==> flow/design.v <==
module adder_floating_point(
							input logic signed [31:0]  operand_normalized_ieee_a , operand_normalized_ieee_b , 
							output logic signed [31:0]  final_sum , 
							output logic zero ,
							output logic overflow ,
							output logic underflow ,
							input logic op 
							);
logic carrynan;
logic signed [24:0]  fraction_a , fraction_b ; 
logic signed [24:0] sum ; 
logic [7:0] exponent_a , exponent_b , positive_difference , biggest_exponent;
logic signB;
always_comb
	begin
	sum = 0;
	carrynan = 0;
	overflow = 0;
	underflow = 0;
	signB=op^operand_normalized_ieee_b[31];
		fraction_a [22:0] = operand_normalized_ieee_a [22:0] ;
		fraction_a[23] = 1 ;
		fraction_a[24] = 0 ;
		exponent_a = operand_normalized_ieee_a [30:23] ;
		fraction_b [22:0] = operand_normalized_ieee_b [22:0] ;
		fraction_b[23] = 1 ;
		fraction_b[24] = 0 ;
		exponent_b = operand_normalized_ieee_b [30:23] ;
	if(exponent_a >= exponent_b)
		begin	
			positive_difference = exponent_a - exponent_b;
			fraction_b >>>= positive_difference ;
			biggest_exponent = exponent_a ; 
		end
	else 
		begin
			positive_difference = exponent_b - exponent_a;
			fraction_a>>>= positive_difference ;
			biggest_exponent = exponent_b;
		end
		if (&exponent_a & ~&exponent_b)
			final_sum = operand_normalized_ieee_a ;
		else if (&exponent_b & ~&exponent_a)
			begin	
			final_sum[30:0] = operand_normalized_ieee_b[30:0] ;
			final_sum[31] = signB ;
			end
		else if (&exponent_a & &exponent_b )
			begin
					if (operand_normalized_ieee_a[31] != signB)
							final_sum = 32'b01111111100000000000000000000001 ;
						else 
							begin
								{carrynan,final_sum[22:0]} = fraction_a + fraction_b ;
								final_sum[31] = operand_normalized_ieee_a[31];
								final_sum [30:23] = biggest_exponent ;
								if(carrynan)
									final_sum = 32'b01111111100000000000000000000001 ;
							end
			end
		else if ((operand_normalized_ieee_a==0)&(operand_normalized_ieee_b==0))
						final_sum = 32'b0;
		else if ((~&exponent_a & ~&exponent_b) & (operand_normalized_ieee_a[22:0] == operand_normalized_ieee_b[22:0]) & (operand_normalized_ieee_a[31] != signB) & (exponent_a == exponent_b) )
						final_sum = 32'b0;
			else
				begin
if(operand_normalized_ieee_a[31]==signB)
begin
		sum = fraction_a + fraction_b;	
		final_sum[31]=operand_normalized_ieee_a[31];
		if (sum[24] == 1 )
		begin
			biggest_exponent= biggest_exponent + 1 ;
			sum=sum>>1;
end					
end
else
if (exponent_a > exponent_b)
begin
			sum = fraction_a - fraction_b;	
      final_sum[31]=operand_normalized_ieee_a[31];
end
else if (exponent_a < exponent_b)
  begin
		sum = fraction_b - fraction_a;	
final_sum[31]=signB;
end
else if (fraction_a>=fraction_b)
  begin
		sum=fraction_a - fraction_b;
    final_sum[31]=operand_normalized_ieee_a[31];
end
else
  begin
		sum=fraction_b - fraction_a;
	final_sum[31]=signB;
	end
        if (sum[23]==0)
        for(int i =0 ; i<=23;i=i+1)	
        begin
          if(sum[23]==0)
          begin
            if (biggest_exponent>=1) 
            begin	
            biggest_exponent=biggest_exponent-1;
            sum=sum<<1;
            end
          end
        end
 if (sum[24] == 1 )
		begin
			biggest_exponent= biggest_exponent + 1 ;
			sum=sum>>1;
			end     
final_sum[30:23]=biggest_exponent;
final_sum[22:0]=sum[22:0];
		end
if (biggest_exponent == 0)
			begin
			underflow = 1 ; 
			end
else if (biggest_exponent > 8'd254)
			begin
			overflow = 1 ;
			end
zero = (~|final_sum);
end
endmodule
module fp_adder_top (
    input  logic        clk,
    input  logic        rst,
    input  logic        start,
    input  logic [31:0] operand_normalized_ieee_a,
    input  logic [31:0] operand_normalized_ieee_b,
    input  logic        op,
    output logic [31:0] final_sum,
    output logic        finish,
    output logic        zero,
    output logic        overflow,
    output logic        underflow
);
  logic [31:0] a_q, b_q;
  logic        op_q, valid_q;
  logic [31:0] sum_d;
  logic        zero_d, overflow_d, underflow_d;
  always_ff @(posedge clk) begin
    a_q  <= operand_normalized_ieee_a;
    b_q  <= operand_normalized_ieee_b;
    op_q <= op;
    if (rst) valid_q <= 1'b0;
    else     valid_q <= start;
  end
  adder_floating_point u_add (
      .operand_normalized_ieee_a(a_q),
      .operand_normalized_ieee_b(b_q),
      .final_sum(sum_d),
      .zero(zero_d),
      .overflow(overflow_d),
      .underflow(underflow_d),
      .op(op_q)
  );
  always_ff @(posedge clk) begin
    final_sum <= sum_d;
    zero      <= zero_d;
    overflow  <= overflow_d;
    underflow <= underflow_d;
    if (rst) finish <= 1'b0;
    else     finish <= valid_q;
  end
endmodule
## From RTL to reports: fp_adder_top

Tool output for the design above, in the order of the flow.
Lines are those of the file above, counted from 1.
Cell names lack the library's common part.
Not given: n/a

| set-up | value |
|---|---|
| top | fp_adder_top |
| clock input | clk |
| standard-cell library | sky130hd |
| timing corner | tt_025C_1v80 |

## Elaborated design

Source: Yosys, flattened and elaborated, memories not mapped. Widths are those after wreduce; folded enables and synchronous resets count as part of the registers. Registers that Yosys merges into a memory's read port (data or address) are not register bits. Print and check cells do not count. Equal cells are merged and count once.

| operators by class | value |
|---|---|
| shifts and indexed selects | 2 |
| muxes and demuxes | 425 |
| reductions and logical operators | 9 |
| bitwise gates (word level) | 9 |
| equality and inequality tests | 4 |
| div/mod/pow operators | 0 |
| magnitude comparators | 29 |
| multiply operators | 0 |
| $add $sub $neg | 31 |

Operators with widths:

| cell | count |
|---|---|
| 25-bit two-way mux | 202 |
| 8-bit two-way mux | 206 |
| 8-bit by 1-bit subtractor with 8-bit output with constant B | 24 |
| 8-bit by 1-bit greater-or-equal comparator with 1-bit output with constant B | 24 |
| 32-bit two-way mux | 5 |
| 32-bit zero test | 2 |
| 25-bit subtractor | 2 |
| 25-bit by 8-bit >>> shifter with 25-bit output | 2 |
| 23-bit two-way mux | 2 |
| 32-bit OR reduction | 1 |
| 31-bit two-way mux | 1 |
| 25-bit adder | 1 |
| 25-bit greater-or-equal comparator | 1 |
| 24-bit two-way mux | 1 |
| 23-bit == test | 1 |
| 8-bit by 1-bit adder with 8-bit output with constant B | 2 |
| 8-bit subtractor | 2 |
| 8-bit AND reduction | 2 |
| 1-bit AND | 8 |
| 8-bit greater-or-equal comparator | 1 |
| 8-bit greater-than comparator | 1 |
| 8-bit < comparator | 1 |
| 8-bit greater-than comparator with constant B | 1 |
| 8-bit == test | 1 |
| 8-bit zero test | 1 |
| 1-bit two-way mux | 8 |
| 1-bit zero test | 3 |
| 1-bit == test | 1 |

Other operator kinds: 2; their cells: 2.

| word-level totals | value |
|---|---|
| memories | 0 |
| memory bits (read-only) | 0 |
| input bits | 68 |
| bits in latches | 0 |
| word width x clocked read ports | 0 |
| elaborated cells | 518 |
| output and inout port bits | 36 |
| memory bits (writable) | 0 |
| flip-flop bits (word level) | 102 |

## Longest topological paths

Depth = most cells in a row (Yosys ltp): at word level without a register or memory, in the mapped netlist without a sequential cell, where the memories' decode and read muxes count.

| depth | value |
|---|---|
| word-level depth | 235 |
| ABC_AREA | 0 |
| mapped depth | 210 |
| gate-level depth less buffers | 194 |

## Mapped cells and area

Yosys stat after the flow's synthesis: flattened, memories mapped to cells. It holds for the ABC_AREA given above (unset counts as 0); a run with the other value may have another netlist.

| synthesis totals | value |
|---|---|
| mapped area | 30,755.7 µm² |
| area of sequential cells | 2,042.0 µm² |
| flip-flops | 102 |
| cell count | 4,446 |

Cells by type:

| cell type | count | total area (µm²) |
|---|---|---|
| mux2i_1 | 295 | 2.95E+03 |
| dfxtp_1 | 102 | 2.04E+03 |
| a21oi_1 | 390 | 1.95E+03 |
| nand2_1 | 518 | 1.94E+03 |
| nor2_1 | 498 | 1.87E+03 |
| ha_1 | 135 | 1,689.12 |
| o21ai_0 | 278 | 1.39E+03 |
| xnor2_1 | 104 | 910.874 |
| mux2_2 | 75 | 844.56 |
| inv_1 | 172 | 645.619 |
| nor3_1 | 122 | 610.586 |
| nand3_1 | 97 | 485.466 |
| clkbuf_1 | 112 | 420.403 |
| a211oi_1 | 54 | 405.389 |
| o211ai_1 | 46 | 345.331 |
| a31oi_1 | 55 | 344.08 |
| nand4_1 | 51 | 319.056 |
| a21o_1 | 42 | 315.302 |

Not listed: further types 162, cells in them 1300.
By module: a second synthesis without flattening, with its own total; a netlist apart from the flattened one above.

| second synthesis, totals | value |
|---|---|
| cells (unflattened synthesis) | 4,389 |
| area total of the unflattened synthesis | 29,693.5 µm² |

Each row is one instance without its submodules.

Modules:

| module | area (µm²) | instances | cells |
|---|---|---|---|
| adder_floating_point | 27,639.0 | 1 | 4,285 |
| fp_adder_top | 2,054.5 | 1 | 104 |

## Worst setup path after synthesis

OpenSTA on the mapped netlist: ideal clock, no wires. The path of least setup slack (recovery checks aside). Input and output delay are each 20% of the period. Register names are those of the netlist, which keeps one name where synthesis merged equal registers.

| path post-synthesis | value |
|---|---|
| path type | reg2reg |
| start | register a_q[26] |
| end | register zero |
| period | 40.0 ns |
| setup slack | -3.427 ns |
| data arrival time | 43.340 ns |
| path buffers | 21 |
| path delay | 43.428 ns |
| driving pins on the path | 200 |
| time at the first pin | 0.000 ns |
| required time | 39.912 ns |
| library setup time | 0.088 ns |
| synthesis period reached | 43.427 ns |

"path delay" = arrival - input delay + setup time.
"driving pins on the path" counts driving pins, that of a launching flip-flop among them; a cell with two outputs on the path counts twice.
"synthesis period reached" is the clock period less the worst setup slack; recovery checks do not enter. This is arithmetic on one report: input and output delays are still those of the set period (20% each).
The rows between start and end are the longest chain of elaborated cells between them; the timing report does not say that the signal goes this way. Where chains are equally long, one stands for them.
A line is the first line of the expression or statement that the cell stems from. Yosys adds cells for indexed reads and writes and turns some case tables into memories.

| on the way, post-synthesis | value |
|---|---|
| cell sequence | dfxtp_1 > clkbuf_1 > inv_1 > ha_1 > a21oi_2 > a31oi_2 > nor2_2 > clkbuf_1 > buf_1 > clkbuf_1 > mux2i_1 > o211ai_1 > o21ai_0 > nor2_1 > a21oi_1 > a211oi_1 > o21bai_1 > o21ai_0 > [... 164 more ...] > o2111ai_1 > o41ai_4 > xnor2_1 > inv_1 > ha_1 > nor3_1 > o211ai_2 > and4bb_1 > nor2_2 > xnor2_1 > a21oi_1 > ha_1 > nand2_1 > xnor2_1 > a2111oi_0 > nor4bb_1 > nand4b_1 > nor4_2 |
| cells in the longest elaborated chain | 235 |
| elaborated cells on any way between the ends | 493 |
| classes of those cells | add/sub: 31; compare: 28; eq/ne: 1; shift: 2; mux: 418; logic: 8; reduce/logical: 5 |

Ends and longest elaborated chain, post-synthesis:

| what | RTL line | source |
|---|---|---|
| start, declared | 142 | `logic [31:0] a_q, b_q;` |
| start, assigned | 147 | `a_q  <= operand_normalized_ieee_a;` |
| 8-bit subtractor | 37 | `positive_difference = exponent_b - exponent_a;` |
| 25-bit by 8-bit >>> shifter with 25-bit output | 38 | `fraction_a>>>= positive_difference ;` |
| 25-bit two-way mux | 29 | `if(exponent_a >= exponent_b)` |
| 25-bit adder | 69 | `sum = fraction_a + fraction_b;` |
| 8-bit two-way mux | 71 | `if (sum[24] == 1 )` |
| 8-bit two-way mux | 67 | `if(operand_normalized_ieee_a[31]==signB)` |
| 8-bit two-way mux | 63 | `else if ((~&exponent_a & ~&exponent_b) & (operand_normalized_ieee_a[22:0] == operand_normalized_ieee_b[22:0]) ...` |
| [... 221 more ...] | n/a |  |
| 8-bit two-way mux | 63 |  |
| 32-bit two-way mux | 61 | `else if ((operand_normalized_ieee_a==0)&(operand_normalized_ieee_b==0))` |
| 32-bit two-way mux | 48 | `else if (&exponent_a & &exponent_b )` |
| 31-bit two-way mux | 43 | `else if (&exponent_b & ~&exponent_a)` |
| 32-bit two-way mux | 41 | `if (&exponent_a & ~&exponent_b)` |
| 32-bit OR reduction | 126 | `zero = (~\|final_sum);` |
| 1-bit zero test | 126 |  |
| end, assigned | 164 | `zero      <= zero_d;` |
| end, declared | 138 | `output logic        zero,` |

## Worst path after layout

Path of least setup slack in the final report of record 1 (OpenROAD, finished layout, wires in). Where an end is a register, its clock arrival counts in the times.

| path post-layout | value |
|---|---|
| path type | reg2reg |
| start | register a_q[23] |
| end | register zero |
| library setup time | 0.08 ns |
| driving pins on the path | 173 |
| required time | 39.18 ns |
| period | 38.9 ns |
| data arrival time | 37.71 ns |
| time at the first pin | 0.36 ns |
| setup slack | 1.47 ns |
| path buffers | 5 |

The rows between start and end are the longest chain of elaborated cells between them; the timing report does not say that the signal goes this way. Where chains are equally long, one stands for them.

| on the way, post-layout | value |
|---|---|
| cell sequence | dfxtp_2 > inv_1 > ha_1 > fa_2 > nand3b_1 > nand2_2 > a21o_1 > a21oi_1 > xnor2_1 > nor2_2 > a311oi_1 > a21o_2 > buf_12 > nor2_2 > mux2i_1 > o21ai_0 > a21oi_1 > nor3_1 > [... 137 more ...] > o2111ai_4 > o41ai_4 > buf_6 > mux2_4 > ha_2 > nor3_4 > o211ai_2 > and4bb_4 > nor2_2 > xnor2_1 > a21oi_1 > ha_2 > o21ai_0 > o21bai_1 > o21ai_0 > nor4bb_2 > nand4b_1 > nor4_2 |
| cells in the longest elaborated chain | 235 |
| elaborated cells on any way between the ends | 493 |
| classes of those cells | add/sub: 31; compare: 28; eq/ne: 1; shift: 2; mux: 418; logic: 8; reduce/logical: 5 |

Ends and longest elaborated chain, post-layout:

| what | RTL line | source |
|---|---|---|
| start, declared | 142 | `logic [31:0] a_q, b_q;` |
| start, assigned | 147 | `a_q  <= operand_normalized_ieee_a;` |
| 8-bit subtractor | 37 | `positive_difference = exponent_b - exponent_a;` |
| 25-bit by 8-bit >>> shifter with 25-bit output | 38 | `fraction_a>>>= positive_difference ;` |
| 25-bit two-way mux | 29 | `if(exponent_a >= exponent_b)` |
| 25-bit adder | 69 | `sum = fraction_a + fraction_b;` |
| 8-bit two-way mux | 71 | `if (sum[24] == 1 )` |
| 8-bit two-way mux | 67 | `if(operand_normalized_ieee_a[31]==signB)` |
| 8-bit two-way mux | 63 | `else if ((~&exponent_a & ~&exponent_b) & (operand_normalized_ieee_a[22:0] == operand_normalized_ieee_b[22:0]) ...` |
| [... 221 more ...] | n/a |  |
| 8-bit two-way mux | 63 |  |
| 32-bit two-way mux | 61 | `else if ((operand_normalized_ieee_a==0)&(operand_normalized_ieee_b==0))` |
| 32-bit two-way mux | 48 | `else if (&exponent_a & &exponent_b )` |
| 31-bit two-way mux | 43 | `else if (&exponent_b & ~&exponent_a)` |
| 32-bit two-way mux | 41 | `if (&exponent_a & ~&exponent_b)` |
| 32-bit OR reduction | 126 | `zero = (~\|final_sum);` |
| 1-bit zero test | 126 |  |
| end, assigned | 164 | `zero      <= zero_d;` |
| end, declared | 138 | `output logic        zero,` |

Wiki page: fp_adder_top / flow data

Stored flow runs of fp_adder_top (4 of them; Yosys, OpenROAD, sky130hd). They differ in their settings and are not a sequence. Constraints: input delay and output delay 20% of the set period each, output load 0.01 pF.
"achieved clock period" is the run's clock period less its worst setup slack. It is reckoned from that one timing run; input and output delays stay at 20% of the period that was set.
By "critical path time" is meant the share of the clock period that the worst setup path is allowed (20% is reserved at inputs, 20% at outputs), minus its slack. Clock arrival times at its registers enter into it.

#### Record 1

| setting | value |
|---|---|
| CORE_UTILIZATION | `40` |
| period_ns | `38.9` |
| CAP_MARGIN | `20` |
| CORE_MARGIN | `2` |
| SLEW_MARGIN | `20` |

| result | value |
|---|---|
| full die area | 79,124.1 µm² |
| post-layout utilization | 47.1% |
| critical path time | 37.43 ns |
| type of the worst setup path | reg2reg |
| smallest hold slack | 0.446 ns |
| achieved clock period | 37.430 ns |
| lowest setup slack | 1.470 ns |
| standard-cell area after routing | 35,803.1 µm² |
| post-synthesis cell area | 30,755.7 µm² |
| setup total negative slack | 0.000 ns |

#### Record 2

| setting | value |
|---|---|
| ABC_AREA | `1` |
| CELL_PAD_IN_SITES_GLOBAL_PLACEMENT | `0` |
| CORE_ASPECT_RATIO | `1.21` |
| CORE_MARGIN | `5` |
| CORE_UTILIZATION | `23` |
| GPL_TIMING_DRIVEN | `1` |
| HOLD_SLACK_MARGIN | `0.12` |
| PLACE_DENSITY | `0.8` |
| TNS_END_PERCENT | `85` |
| period_ns | `51.8` |
| CAP_MARGIN | `20` |
| SLEW_MARGIN | `20` |

| result | value |
|---|---|
| full die area | 124,836.0 µm² |
| post-layout utilization | 25.2% |
| critical path time | 43.84 ns |
| type of the worst setup path | reg2reg |
| smallest hold slack | 0.410 ns |
| achieved clock period | 43.842 ns |
| lowest setup slack | 7.958 ns |
| standard-cell area after routing | 29,460.8 µm² |
| post-synthesis cell area | 27,103.5 µm² |
| setup total negative slack | 0.000 ns |

#### Record 3

| setting | value |
|---|---|
| CAP_MARGIN | `25` |
| CELL_PAD_IN_SITES_DETAIL_PLACEMENT | `0` |
| CORE_UTILIZATION | `18` |
| CTS_CLUSTER_DIAMETER | `112` |
| PLACE_DENSITY | `0.94` |
| SETUP_SLACK_MARGIN | `-0.85` |
| period_ns | `21.5` |
| CORE_MARGIN | `2` |
| SLEW_MARGIN | `20` |

No results, routing failed with GRT-0232.

#### Record 4

| setting | value |
|---|---|
| ABC_AREA | `1` |
| CORE_ASPECT_RATIO | `1.14` |
| period_ns | `40.0` |
| CAP_MARGIN | `20` |
| CORE_MARGIN | `2` |
| CORE_UTILIZATION | `40` |
| SLEW_MARGIN | `20` |

| result | value |
|---|---|
| full die area | 69,862.3 µm² |
| post-layout utilization | 43.4% |
| critical path time | 35.93 ns |
| type of the worst setup path | reg2reg |
| smallest hold slack | 0.404 ns |
| achieved clock period | 35.933 ns |
| lowest setup slack | 4.067 ns |
| standard-cell area after routing | 29,029.1 µm² |
| post-synthesis cell area | 27,103.5 µm² |
| setup total negative slack | 0.000 ns |
